==> flow/design.v <==
`timescale 1ns / 1ps
module IDP_encoder_42(   
    input wire[29 - 1 : 0] datain,     
    input wire clock,
    output reg[41:0] codeout     
    );
    reg [3:0] code_reg;
    wire [41 - 4 : 0] code_wire;     
    reg [27 - 1 : 0] r_msb;    
    always @(datain) begin       
        if(datain < 102334155) begin   
            code_reg[3:0] = 4'b0000;
            r_msb = datain; 
        end
        else if( (datain >= 102334155) && (datain < 165580141) ) begin
            code_reg[3:0] = 4'b0001;
            r_msb = datain - 63245986; 
        end
        else if( (datain >= 165580141) && (datain < 267914296) ) begin
            code_reg[3:0] = 4'b1000;
            r_msb = datain - 165580141; 
        end
        else if( (datain >= 267914296) && (datain < (165580141 * 2)) ) begin
            code_reg[3:0] = 4'b1001;
            r_msb = datain - 63245986 - 165580141; 
        end
        else if( (datain >= (165580141 * 2)) && (datain < 433494437) ) begin
            code_reg[3:0] = 4'b0011;
            r_msb = datain - 63245986 - 267914296; 
        end
        else if( (datain >= 433494437) && (datain < (267914296 * 2)) ) begin
            code_reg[3:0] = 4'b1100;
            r_msb = datain - 267914296 - 165580141; 
        end
        else if( (datain >= (267914296 * 2)) && (datain < (267914296 * 2 + 63245986)) ) begin
            code_reg[3:0] = 4'b0110;
            r_msb = datain - (267914296 * 2); 
        end
        else if( (datain >= (267914296 * 2 + 63245986)) && (datain < 701408733) ) begin
            code_reg[3:0] = 4'b0111;
            r_msb = datain - (267914296 * 2) - 63245986; 
        end
        else if( (datain >= 701408733) && (datain < (701408733 + 63245986)) ) begin
            code_reg[3:0] = 4'b1110;
            r_msb = datain - (267914296 * 2) - 165580141; 
        end
        else begin
            code_reg[3:0] = 4'b1111;
            r_msb = datain - (267914296 * 2) - 165580141 - 63245986; 
        end
    end
    wire [26 - 1 : 0] r37;
    wire [26 - 1 : 0] r36;
    wire [25 - 1 : 0] r35;
    wire [24 - 1 : 0] r34;
    wire [24 - 1 : 0] r33;
    wire [23 - 1 : 0] r32;
    wire [22 - 1 : 0] r31;
    wire [22 - 1 : 0] r30;
    wire [21 - 1 : 0] r29;
    wire [20 - 1 : 0] r28;
    wire [19 - 1 : 0] r27;
    wire [19 - 1 : 0] r26;
    wire [18 - 1 : 0] r25;
    wire [17 - 1 : 0] r24;
    wire [17 - 1 : 0] r23;
    wire [16 - 1 : 0] r22;
    wire [15 - 1 : 0] r21;
    wire [15 - 1 : 0] r20;
    wire [14 - 1 : 0] r19;
    wire [13 - 1 : 0] r18;
    wire [13 - 1 : 0] r17;
    wire [12 - 1 : 0] r16;
    wire [11 - 1 : 0] r15;
    wire [10 - 1 : 0] r14;
    wire [10 - 1 : 0] r13;
    wire [9 - 1 : 0] r12;
    wire [8 - 1 : 0] r11;
    wire [8 - 1 : 0] r10;
    wire [7 - 1 : 0] r09;
    wire [6 - 1 : 0] r08;
    wire [6 - 1 : 0] r07;
    wire [5 - 1 : 0] r06;
    wire [4 - 1 : 0] r05;
    wire [3 - 1 : 0] r04;
    wire [3 - 1 : 0] r03;
    wire [2 - 1 : 0] r02;
    wire [1 - 1 : 0] r01;
    assign r37 = (code_wire[37] == 0) ? (r_msb) : (r_msb - 39088169);
    assign r36 = (code_wire[36] == 0) ? (r37) : (r37 - 24157817);
    assign r35 = (code_wire[35] == 0) ? (r36) : (r36 - 14930352);
    assign r34 = (code_wire[34] == 0) ? (r35) : (r35 - 9227465);
    assign r33 = (code_wire[33] == 0) ? (r34) : (r34 - 5702887);
    assign r32 = (code_wire[32] == 0) ? (r33) : (r33 - 3524578);
    assign r31 = (code_wire[31] == 0) ? (r32) : (r32 - 2178309);
    assign r30 = (code_wire[30] == 0) ? (r31) : (r31 - 1346269);
    assign r29 = (code_wire[29] == 0) ? (r30) : (r30 - 832040);
    assign r28 = (code_wire[28] == 0) ? (r29) : (r29 - 514229);
    assign r27 = (code_wire[27] == 0) ? (r28) : (r28 - 317811);
    assign r26 = (code_wire[26] == 0) ? (r27) : (r27 - 196418);
    assign r25 = (code_wire[25] == 0) ? (r26) : (r26 - 121393);
    assign r24 = (code_wire[24] == 0) ? (r25) : (r25 - 75025);
    assign r23 = (code_wire[23] == 0) ? (r24) : (r24 - 46368);
    assign r22 = (code_wire[22] == 0) ? (r23) : (r23 - 28657);
    assign r21 = (code_wire[21] == 0) ? (r22) : (r22 - 17711);
    assign r20 = (code_wire[20] == 0) ? (r21) : (r21 - 10946);
    assign r19 = (code_wire[19] == 0) ? (r20) : (r20 - 6765);
    assign r18 = (code_wire[18] == 0) ? (r19) : (r19 - 4181);
    assign r17 = (code_wire[17] == 0) ? (r18) : (r18 - 2584);
    assign r16 = (code_wire[16] == 0) ? (r17) : (r17 - 1597);
    assign r15 = (code_wire[15] == 0) ? (r16) : (r16 - 987);
    assign r14 = (code_wire[14] == 0) ? (r15) : (r15 - 610);
    assign r13 = (code_wire[13] == 0) ? (r14) : (r14 - 377);
    assign r12 = (code_wire[12] == 0) ? (r13) : (r13 - 233);
    assign r11 = (code_wire[11] == 0) ? (r12) : (r12 - 144);
    assign r10 = (code_wire[10] == 0) ? (r11) : (r11 - 89);
    assign r09 = (code_wire[09] == 0) ? (r10) : (r10 - 55);
    assign r08 = (code_wire[08] == 0) ? (r09) : (r09 - 34);
    assign r07 = (code_wire[07] == 0) ? (r08) : (r08 - 21);
    assign r06 = (code_wire[06] == 0) ? (r07) : (r07 - 13);
    assign r05 = (code_wire[05] == 0) ? (r06) : (r06 - 8);
    assign r04 = (code_wire[04] == 0) ? (r05) : (r05 - 5);
    assign r03 = (code_wire[03] == 0) ? (r04) : (r04 - 3);
    assign r02 = (code_wire[02] == 0) ? (r03) : (r03 - 2);
    assign r01 = (code_wire[01] == 0) ? (r02) : (r02 - 1);
    assign code_wire[37] = (r_msb < 39088169) ? (0) : ( (r_msb >= 63245986) ? (1) : (code_reg[0]) );
    assign code_wire[36] = (r37 < 24157817) ? (0) : ( (r37 >= 39088169) ? (1) : (code_wire[37]) );
    assign code_wire[35] = (r36 < 14930352) ? (0) : ( (r36 >= 24157817) ? (1) : (code_wire[36]) );
    assign code_wire[34] = (r35 < 9227465) ? (0) : ( (r35 >= 14930352) ? (1) : (code_wire[35]) );
    assign code_wire[33] = (r34 < 5702887) ? (0) : ( (r34 >= 9227465) ? (1) : (code_wire[34]) );
    assign code_wire[32] = (r33 < 3524578) ? (0) : ( (r33 >= 5702887) ? (1) : (code_wire[33]) );
    assign code_wire[31] = (r32 < 2178309) ? (0) : ( (r32 >= 3524578) ? (1) : (code_wire[32]) );
    assign code_wire[30] = (r31 < 1346269) ? (0) : ( (r31 >= 2178309) ? (1) : (code_wire[31]) );
    assign code_wire[29] = (r30 < 832040) ? (0) : ( (r30 >= 1346269) ? (1) : (code_wire[30]) );
    assign code_wire[28] = (r29 < 514229) ? (0) : ( (r29 >= 832040) ? (1) : (code_wire[29]) );
    assign code_wire[27] = (r28 < 317811) ? (0) : ( (r28 >= 514229) ? (1) : (code_wire[28]) );
    assign code_wire[26] = (r27 < 196418) ? (0) : ( (r27 >= 317811) ? (1) : (code_wire[27]) );
    assign code_wire[25] = (r26 < 121393) ? (0) : ( (r26 >= 196418) ? (1) : (code_wire[26]) );
    assign code_wire[24] = (r25 < 75025) ? (0) : ( (r25 >= 121393) ? (1) : (code_wire[25]) );
    assign code_wire[23] = (r24 < 46368) ? (0) : ( (r24 >= 75025) ? (1) : (code_wire[24]) );
    assign code_wire[22] = (r23 < 28657) ? (0) : ( (r23 >= 46368) ? (1) : (code_wire[23]) );
    assign code_wire[21] = (r22 < 17711) ? (0) : ( (r22 >= 28657) ? (1) : (code_wire[22]) );
    assign code_wire[20] = (r21 < 10946) ? (0) : ( (r21 >= 17711) ? (1) : (code_wire[21]) );
    assign code_wire[19] = (r20 < 6765) ? (0) : ( (r20 >= 10946) ? (1) : (code_wire[20]) );
    assign code_wire[18] = (r19 < 4181) ? (0) : ( (r19 >= 6765) ? (1) : (code_wire[19]) );
    assign code_wire[17] = (r18 < 2584) ? (0) : ( (r18 >= 4181) ? (1) : (code_wire[18]) );
    assign code_wire[16] = (r17 < 1597) ? (0) : ( (r17 >= 2584) ? (1) : (code_wire[17]) );
    assign code_wire[15] = (r16 < 987) ? (0) : ( (r16 >= 1597) ? (1) : (code_wire[16]) );
    assign code_wire[14] = (r15 < 610) ? (0) : ( (r15 >= 987) ? (1) : (code_wire[15]) );
    assign code_wire[13] = (r14 < 377) ? (0) : ( (r14 >= 610) ? (1) : (code_wire[14]) );
    assign code_wire[12] = (r13 < 233) ? (0) : ( (r13 >= 377) ? (1) : (code_wire[13]) );
    assign code_wire[11] = (r12 < 144) ? (0) : ( (r12 >= 233) ? (1) : (code_wire[12]) );
    assign code_wire[10] = (r11 < 89) ? (0) : ( (r11 >= 144) ? (1) : (code_wire[11]) );
    assign code_wire[9] = (r10 < 55) ? (0) : ( (r10 >= 89) ? (1) : (code_wire[10]) );
    assign code_wire[8] = (r09 < 34) ? (0) : ( (r09 >= 55) ? (1) : (code_wire[9]) );
    assign code_wire[7] = (r08 < 21) ? (0) : ( (r08 >= 34) ? (1) : (code_wire[8]) );
    assign code_wire[6] = (r07 < 13) ? (0) : ( (r07 >= 21) ? (1) : (code_wire[7]) );
    assign code_wire[5] = (r06 < 8) ? (0) : ( (r06 >= 13) ? (1) : (code_wire[6]) );
    assign code_wire[4] = (r05 < 5) ? (0) : ( (r05 >= 8) ? (1) : (code_wire[5]) );
    assign code_wire[3] = (r04 < 3) ? (0) : ( (r04 >= 5) ? (1) : (code_wire[4]) );
    assign code_wire[2] = (r03 < 2) ? (0) : ( (r03 >= 3) ? (1) : (code_wire[3]) );
    assign code_wire[1] = (r02 < 1) ? (0) : ( (r02 >= 2) ? (1) : (code_wire[2]) );
    assign code_wire[0] = r01;
    always @(posedge clock) begin
        codeout[41 - 4 : 0] <= code_wire;
        codeout[41 : 41 - 3] <= code_reg;
    end
endmodule
Tool chain data of IDP_encoder_42
The steps from the RTL of IDP_encoder_42 to its reports follow in flow order.
Line numbers count from 1 in the design file above.
Operators: Yosys type, input widths -> output width; for muxes data width and select width s.
Library cell names are shortened.
The mark - stands for no value.
Design
  design top: IDP_encoder_42
  clock input: clock
  cell library: sky130hd
  library corner: tt_025C_1v80

Word level
Yosys after proc, flatten, opt, wreduce and memory -nomap, before mapping. Enables and synchronous resets that opt folds into registers are not counted as muxes. Memory bits, and registers merged into a memory's read port (data or address), are not among the register bits. Print and check cells are not counted. Equal cells are merged and count once.
Bit counts
  input port bits: 30
  register bits: 42
  output and inout bits: 42
Cells by class
  multiplexer cells: 129
  $add $sub $neg: 47
  order comparisons: 91
  reductions and logical operators: 8
Operators by type and width (count)
  $mux 27: 9
  $sub 27x26->27 const B: 4
  $lt 29x30->1 const B: 3
  $ge 29x29->1 const B: 3
  $lt 29x29->1 const B: 3
  $sub 27x27->27 const B: 3
  $mux 1: 77
  $ge 29x30->1 const B: 2
  $ge 29x28->1 const B: 2
  $lt 29x28->1 const B: 2
  $sub 27x25->27 const B: 2
  $mux 26: 2
  $mux 24: 2
  $mux 22: 2
  $mux 19: 2
  $mux 17: 2
  $mux 4: 8
  $mux 15: 2
  $ge 29x27->1 const B: 1
  $lt 29x27->1 const B: 1
  $sub 27x20->27 const B: 1
  $ge 27x26->1 const B: 1
  $lt 27x26->1 const B: 1
  $lt 26x24->1 const B: 1
  $sub 26x25->26 const B: 1
  $ge 26x25->1 const B: 1
  $lt 26x25->1 const B: 1
  $sub 26x26->26 const B: 1
Not listed: further kinds 122, cells in them 135.

Longest topological paths
Yosys ltp: most cells in a row. Word level: on the elaborated netlist, between registers, memories and ports. Mapped: between sequential cells and ports; inverters and the memories' decode and read muxes count.
Logic depth
  word-level depth: 160
  ABC_AREA: 0
  gate-level depth with buffers: 325
  depth with buffers taken out: 276

After synthesis
The flow's flattened synthesis, as Yosys stat reports it; memories are mapped. The netlist is that of the ABC_AREA named above (0 if unset); the other value can give another one.
Cells by type
  xnor2_1: count 457, area in all 4E+03 sq um
  nor2_1: count 551, area in all 2.07E+03 sq um
  nand2_1: count 467, area in all 1.75E+03 sq um
  a21oi_1: count 330, area in all 1.65E+03 sq um
  xor2_1: count 147, area in all 1.29E+03 sq um
  o21ai_0: count 246, area in all 1.23E+03 sq um
  ha_1: count 91, area in all 1.14E+03 sq um
  nor3_1: count 222, area in all 1.11E+03 sq um
  nand3_1: count 208, area in all 1.04E+03 sq um
  mux2i_1: count 96, area in all 960.922 sq um
  buf_6: count 80, area in all 900.864 sq um
  dfxtp_1: count 42, area in all 840.806 sq um
  a211oi_1: count 106, area in all 795.763 sq um
  o211ai_1: count 105, area in all 788.256 sq um
  a31oi_1: count 119, area in all 744.464 sq um
  inv_1: count 186, area in all 698.17 sq um
  nand4_1: count 94, area in all 588.064 sq um
  a21o_1: count 76, area in all 570.547 sq um
Other cell types: 195; their cells: 2440.
Mapped netlist
  mapped flip-flops: 42
  mapped cells: 6063
  sequential area: 840.8 sq um
  chip area (Yosys): 43469.2 sq um

Path before layout
OpenSTA on the mapped netlist: ideal clock, no wires. The path of least setup slack (recovery checks aside). Input and output delay are each 20% of the period. Register names are those of the netlist, which keeps one name where synthesis merged equal registers.
Path post-synthesis
  path kind: in2reg
  start point: in datain[2]
  end point: reg codeout[0]
  path slack: -3.300 ns
  driving pins on the path: 303
  period: 70.0 ns
  input delay: 14.000 ns
  data arrival time: 73.178 ns
  data required time: 69.878 ns
  path delay: 59.300 ns
  path buffers: 47
  period reached after synthesis: 73.3 ns
"path delay" = arrival - input delay + setup time.
"driving pins on the path" counts driving pins, that of a launching flip-flop among them; a cell with two outputs on the path counts twice.
"period reached after synthesis" is the clock period less the worst setup slack; recovery checks do not enter. This is arithmetic on one report: input and output delays are still those of the set period (20% each).
The rows between start and end are the longest chain of elaborated cells between them; the timing report does not say that the signal goes this way. Where chains are equally long, one stands for them.
A line is the first line of the expression or statement that the cell stems from. Yosys adds cells for indexed reads and writes and turns some case tables into memories.
Between the ends, post-synthesis
  cells stage by stage: buf_2 -> inv_1 -> ha_1 -> buf_4 -> xor2_1 -> ha_1 -> nand2b_1 -> a221oi_1 -> o21ai_1 -> a21oi_1 -> nor3_1 -> o41a_1 -> a41o_4 -> or4_4 -> o211ai_4 -> a2111o_4 -> a31oi_4 -> a21oi_4 -> [... 267 more ...] -> a21oi_1 -> ha_1 -> o32a_1 -> o211ai_2 -> buf_4 -> mux2_2 -> ha_1 -> or2_1 -> o211ai_2 -> nand3_2 -> mux2i_4 -> inv_2 -> ha_1 -> inv_1 -> a21oi_1 -> a31oi_1 -> o32ai_1 -> a221o_1
  cells in the longest elaborated chain: 160
  elaborated cells between the ends (all ways): 275
Ends and longest elaborated chain, post-synthesis
  start, declared: RTL line 3  | input wire[29 - 1 : 0] datain,
  $sub 27x27->27: RTL line 49  | r_msb = datain - (267914296 * 2) - 165580141 - 63245986;
  $sub 27x26->27: RTL line 49
  $sub 27x27->27: RTL line 49
  $mux 27: RTL line 43  | else if( (datain >= 701408733) && (datain < (701408733 + 63245986)) ) begin
  $mux 27: RTL line 39  | else if( (datain >= (267914296 * 2 + 63245986)) && (datain < 701408733) ) begin
  $mux 27: RTL line 35  | else if( (datain >= (267914296 * 2)) && (datain < (267914296 * 2 + 63245986)) ) begin
  $mux 27: RTL line 31  | else if( (datain >= 433494437) && (datain < (267914296 * 2)) ) begin
  [... 144 more ...]
  $mux 3: RTL line 123  | assign r03 = (code_wire[03] == 0) ? (r04) : (r04 - 3);
  $ge 3x2->1: RTL line 161  | assign code_wire[2] = (r03 < 2) ? (0) : ( (r03 >= 3) ? (1) : (code_wire[3]) );
  $mux 1 (2 in a row): RTL line 161
  $mux 2: RTL line 124  | assign r02 = (code_wire[02] == 0) ? (r03) : (r03 - 2);
  $ge 2x2->1: RTL line 162  | assign code_wire[1] = (r02 < 1) ? (0) : ( (r02 >= 2) ? (1) : (code_wire[2]) );
  $mux 1 (2 in a row): RTL line 162
  $mux 1: RTL line 125  | assign r01 = (code_wire[01] == 0) ? (r02) : (r02 - 1);
  end, assigned: RTL line 165  | codeout[41 - 4 : 0] <= code_wire;
  end, declared: RTL line 5  | output reg[41:0] codeout

Timing after layout
From the final timing report of run 1: the path of least setup slack in the routed layout; clock arrival at registers is part of the times.
Path after layout
  path kind: in2reg
  start point: in datain[5]
  end point: reg codeout[0]
  path buffers: 17
  period: 66.1 ns
  path slack: -1.23 ns
  driving pins on the path: 237
  data required time: 66.34 ns
  data arrival time: 67.57 ns
  input delay: 13.22 ns
The rows between start and end are the longest chain of elaborated cells between them; the timing report does not say that the signal goes this way. Where chains are equally long, one stands for them.
Between the ends, after layout
  cells stage by stage: clkdlybuf4s50_1 -> ha_4 -> xor2_2 -> o2111ai_2 -> buf_4 -> xnor2_2 -> a21o_1 -> a211oi_2 -> mux2i_2 -> a211o_2 -> nand2_2 -> or4_4 -> o211ai_4 -> a2111o_4 -> a31oi_4 -> a21oi_4 -> clkinv_4 -> buf_4 -> [... 201 more ...] -> ha_4 -> inv_1 -> a21oi_1 -> o32a_1 -> o211ai_4 -> mux2_4 -> ha_1 -> or2_1 -> o211ai_2 -> nand3_4 -> mux2i_4 -> inv_2 -> ha_1 -> inv_1 -> a21oi_1 -> a31oi_2 -> o32ai_1 -> a221o_1
  cells in the longest elaborated chain: 160
  elaborated cells between the ends (all ways): 275
Ends and longest elaborated chain, after layout
  start, declared: RTL line 3  | input wire[29 - 1 : 0] datain,
  $sub 27x27->27: RTL line 49  | r_msb = datain - (267914296 * 2) - 165580141 - 63245986;
  $sub 27x26->27: RTL line 49
  $sub 27x27->27: RTL line 49
  $mux 27: RTL line 43  | else if( (datain >= 701408733) && (datain < (701408733 + 63245986)) ) begin
  $mux 27: RTL line 39  | else if( (datain >= (267914296 * 2 + 63245986)) && (datain < 701408733) ) begin
  $mux 27: RTL line 35  | else if( (datain >= (267914296 * 2)) && (datain < (267914296 * 2 + 63245986)) ) begin
  $mux 27: RTL line 31  | else if( (datain >= 433494437) && (datain < (267914296 * 2)) ) begin
  [... 144 more ...]
  $mux 3: RTL line 123  | assign r03 = (code_wire[03] == 0) ? (r04) : (r04 - 3);
  $ge 3x2->1: RTL line 161  | assign code_wire[2] = (r03 < 2) ? (0) : ( (r03 >= 3) ? (1) : (code_wire[3]) );
  $mux 1 (2 in a row): RTL line 161
  $mux 2: RTL line 124  | assign r02 = (code_wire[02] == 0) ? (r03) : (r03 - 2);
  $ge 2x2->1: RTL line 162  | assign code_wire[1] = (r02 < 1) ? (0) : ( (r02 >= 2) ? (1) : (code_wire[2]) );
  $mux 1 (2 in a row): RTL line 162
  $mux 1: RTL line 125  | assign r01 = (code_wire[01] == 0) ? (r02) : (r02 - 1);
  end, assigned: RTL line 165  | codeout[41 - 4 : 0] <= code_wire;
  end, declared: RTL line 5  | output reg[41:0] codeout

Memo
Re: implementation data of IDP_encoder_42

IDP_encoder_42 through Yosys and OpenROAD on sky130hd: 6 stored runs, unordered, with their settings and measured results. The constraints put input and output delay at 20% of the set period each and load the outputs with 0.01 pF.
By "reached clock period" is meant the clock period of the run minus its worst setup slack. This is arithmetic on one report: input and output delays are still those of the set period (20% each).
"allowed time less slack (worst setup path)": the worst setup path's part of the clock period (all of it between registers, 20% less for each end at a port) less its slack. A launch clock that arrives late makes it longer, a capture clock that arrives late makes it shorter.

==> run 1: settings <==
{ "CAP_MARGIN": 5, "CELL_PAD_IN_SITES_DETAIL_PLACEMENT": 1, "CORE_MARGIN": 3, "CORE_UTILIZATION": 51, "CTS_CLUSTER_DIAMETER": 399, "CTS_CLUSTER_SIZE": 33, "GPL_ROUTABILITY_DRIVEN": 1, "GPL_TIMING_DRIVEN": 1, "MAX_ROUTING_LAYER": "met5", "MIN_ROUTING_LAYER": "met1", "SETUP_SLACK_MARGIN": -1.15, "period_ns": 66.1, "SLEW_MARGIN": 20 }
==> run 1: results <==
synthesis area: 43469.2 sq um
die area: 88774.2 sq um
std-cell area (final layout): 51788.4 sq um
utilization in the final report: 0.616
worst setup slack after layout: -1.230 ns
sum of negative setup slack: -4.220 ns
worst hold slack: 13.970 ns
reached clock period: 67.330 ns
allowed time less slack (worst setup path): 54.11 ns
worst path kind: in2reg

==> run 2: settings <==
{ "CORE_UTILIZATION": 40, "CTS_CLUSTER_DIAMETER": 60, "CTS_CLUSTER_SIZE": 10, "period_ns": 68.5, "CAP_MARGIN": 20, "CORE_MARGIN": 2, "SLEW_MARGIN": 20 }
==> run 2: results <==
synthesis area: 43469.2 sq um
die area: 111326.0 sq um
std-cell area (final layout): 50897.6 sq um
utilization in the final report: 0.474
worst setup slack after layout: 2.083 ns
sum of negative setup slack: 0.000 ns
worst hold slack: 14.365 ns
reached clock period: 66.417 ns
allowed time less slack (worst setup path): 52.72 ns
worst path kind: in2reg

==> run 3: settings <==
{ "CORE_UTILIZATION": 40, "CTS_CLUSTER_DIAMETER": 60, "CTS_CLUSTER_SIZE": 10, "SETUP_SLACK_MARGIN": -2.0, "period_ns": 68.5, "CAP_MARGIN": 20, "CORE_MARGIN": 2, "SLEW_MARGIN": 20 }
==> run 3: results <==
synthesis area: 43469.2 sq um
die area: 111326.0 sq um
std-cell area (final layout): 50024.2 sq um
utilization in the final report: 0.466
worst setup slack after layout: 0.765 ns
sum of negative setup slack: 0.000 ns
worst hold slack: 14.228 ns
reached clock period: 67.735 ns
allowed time less slack (worst setup path): 54.04 ns
worst path kind: in2reg

==> run 4: settings <==
{ "CORE_UTILIZATION": 40, "CTS_CLUSTER_DIAMETER": 180, "CTS_CLUSTER_SIZE": 35, "GPL_ROUTABILITY_DRIVEN": 0, "MAX_ROUTING_LAYER": "met4", "period_ns": 70.0, "CAP_MARGIN": 20, "CORE_MARGIN": 2, "SLEW_MARGIN": 20 }
==> run 4: results <==
synthesis area: 43469.2 sq um
die area: 111326.0 sq um
std-cell area (final layout): 50340.8 sq um
utilization in the final report: 0.469
worst setup slack after layout: 2.161 ns
sum of negative setup slack: 0.000 ns
worst hold slack: 14.757 ns
reached clock period: 67.839 ns
allowed time less slack (worst setup path): 53.84 ns
worst path kind: in2reg

==> run 5: settings <==
{ "CORE_UTILIZATION": 25, "CTS_CLUSTER_DIAMETER": 60, "CTS_CLUSTER_SIZE": 10, "period_ns": 68.5, "CAP_MARGIN": 20, "CORE_MARGIN": 2, "SLEW_MARGIN": 20 }
==> run 5: results <==
synthesis area: 43469.2 sq um
die area: 177228.0 sq um
std-cell area (final layout): 52436.5 sq um
utilization in the final report: 0.303
worst setup slack after layout: 2.328 ns
sum of negative setup slack: 0.000 ns
worst hold slack: 14.393 ns
reached clock period: 66.172 ns
allowed time less slack (worst setup path): 52.47 ns
worst path kind: in2reg

==> run 6: settings <==
{ "CAP_MARGIN": 30, "CORE_UTILIZATION": 40, "CTS_CLUSTER_DIAMETER": 180, "CTS_CLUSTER_SIZE": 35, "GPL_ROUTABILITY_DRIVEN": 0, "MAX_ROUTING_LAYER": "met5", "TNS_END_PERCENT": 35, "period_ns": 70.0, "CORE_MARGIN": 2, "SLEW_MARGIN": 20 }
==> run 6: results <==
synthesis area: 43469.2 sq um
die area: 111326.0 sq um
std-cell area (final layout): 50656.1 sq um
utilization in the final report: 0.472
worst setup slack after layout: 2.028 ns
sum of negative setup slack: 0.000 ns
worst hold slack: 14.802 ns
reached clock period: 67.972 ns
allowed time less slack (worst setup path): 53.97 ns
worst path kind: in2reg
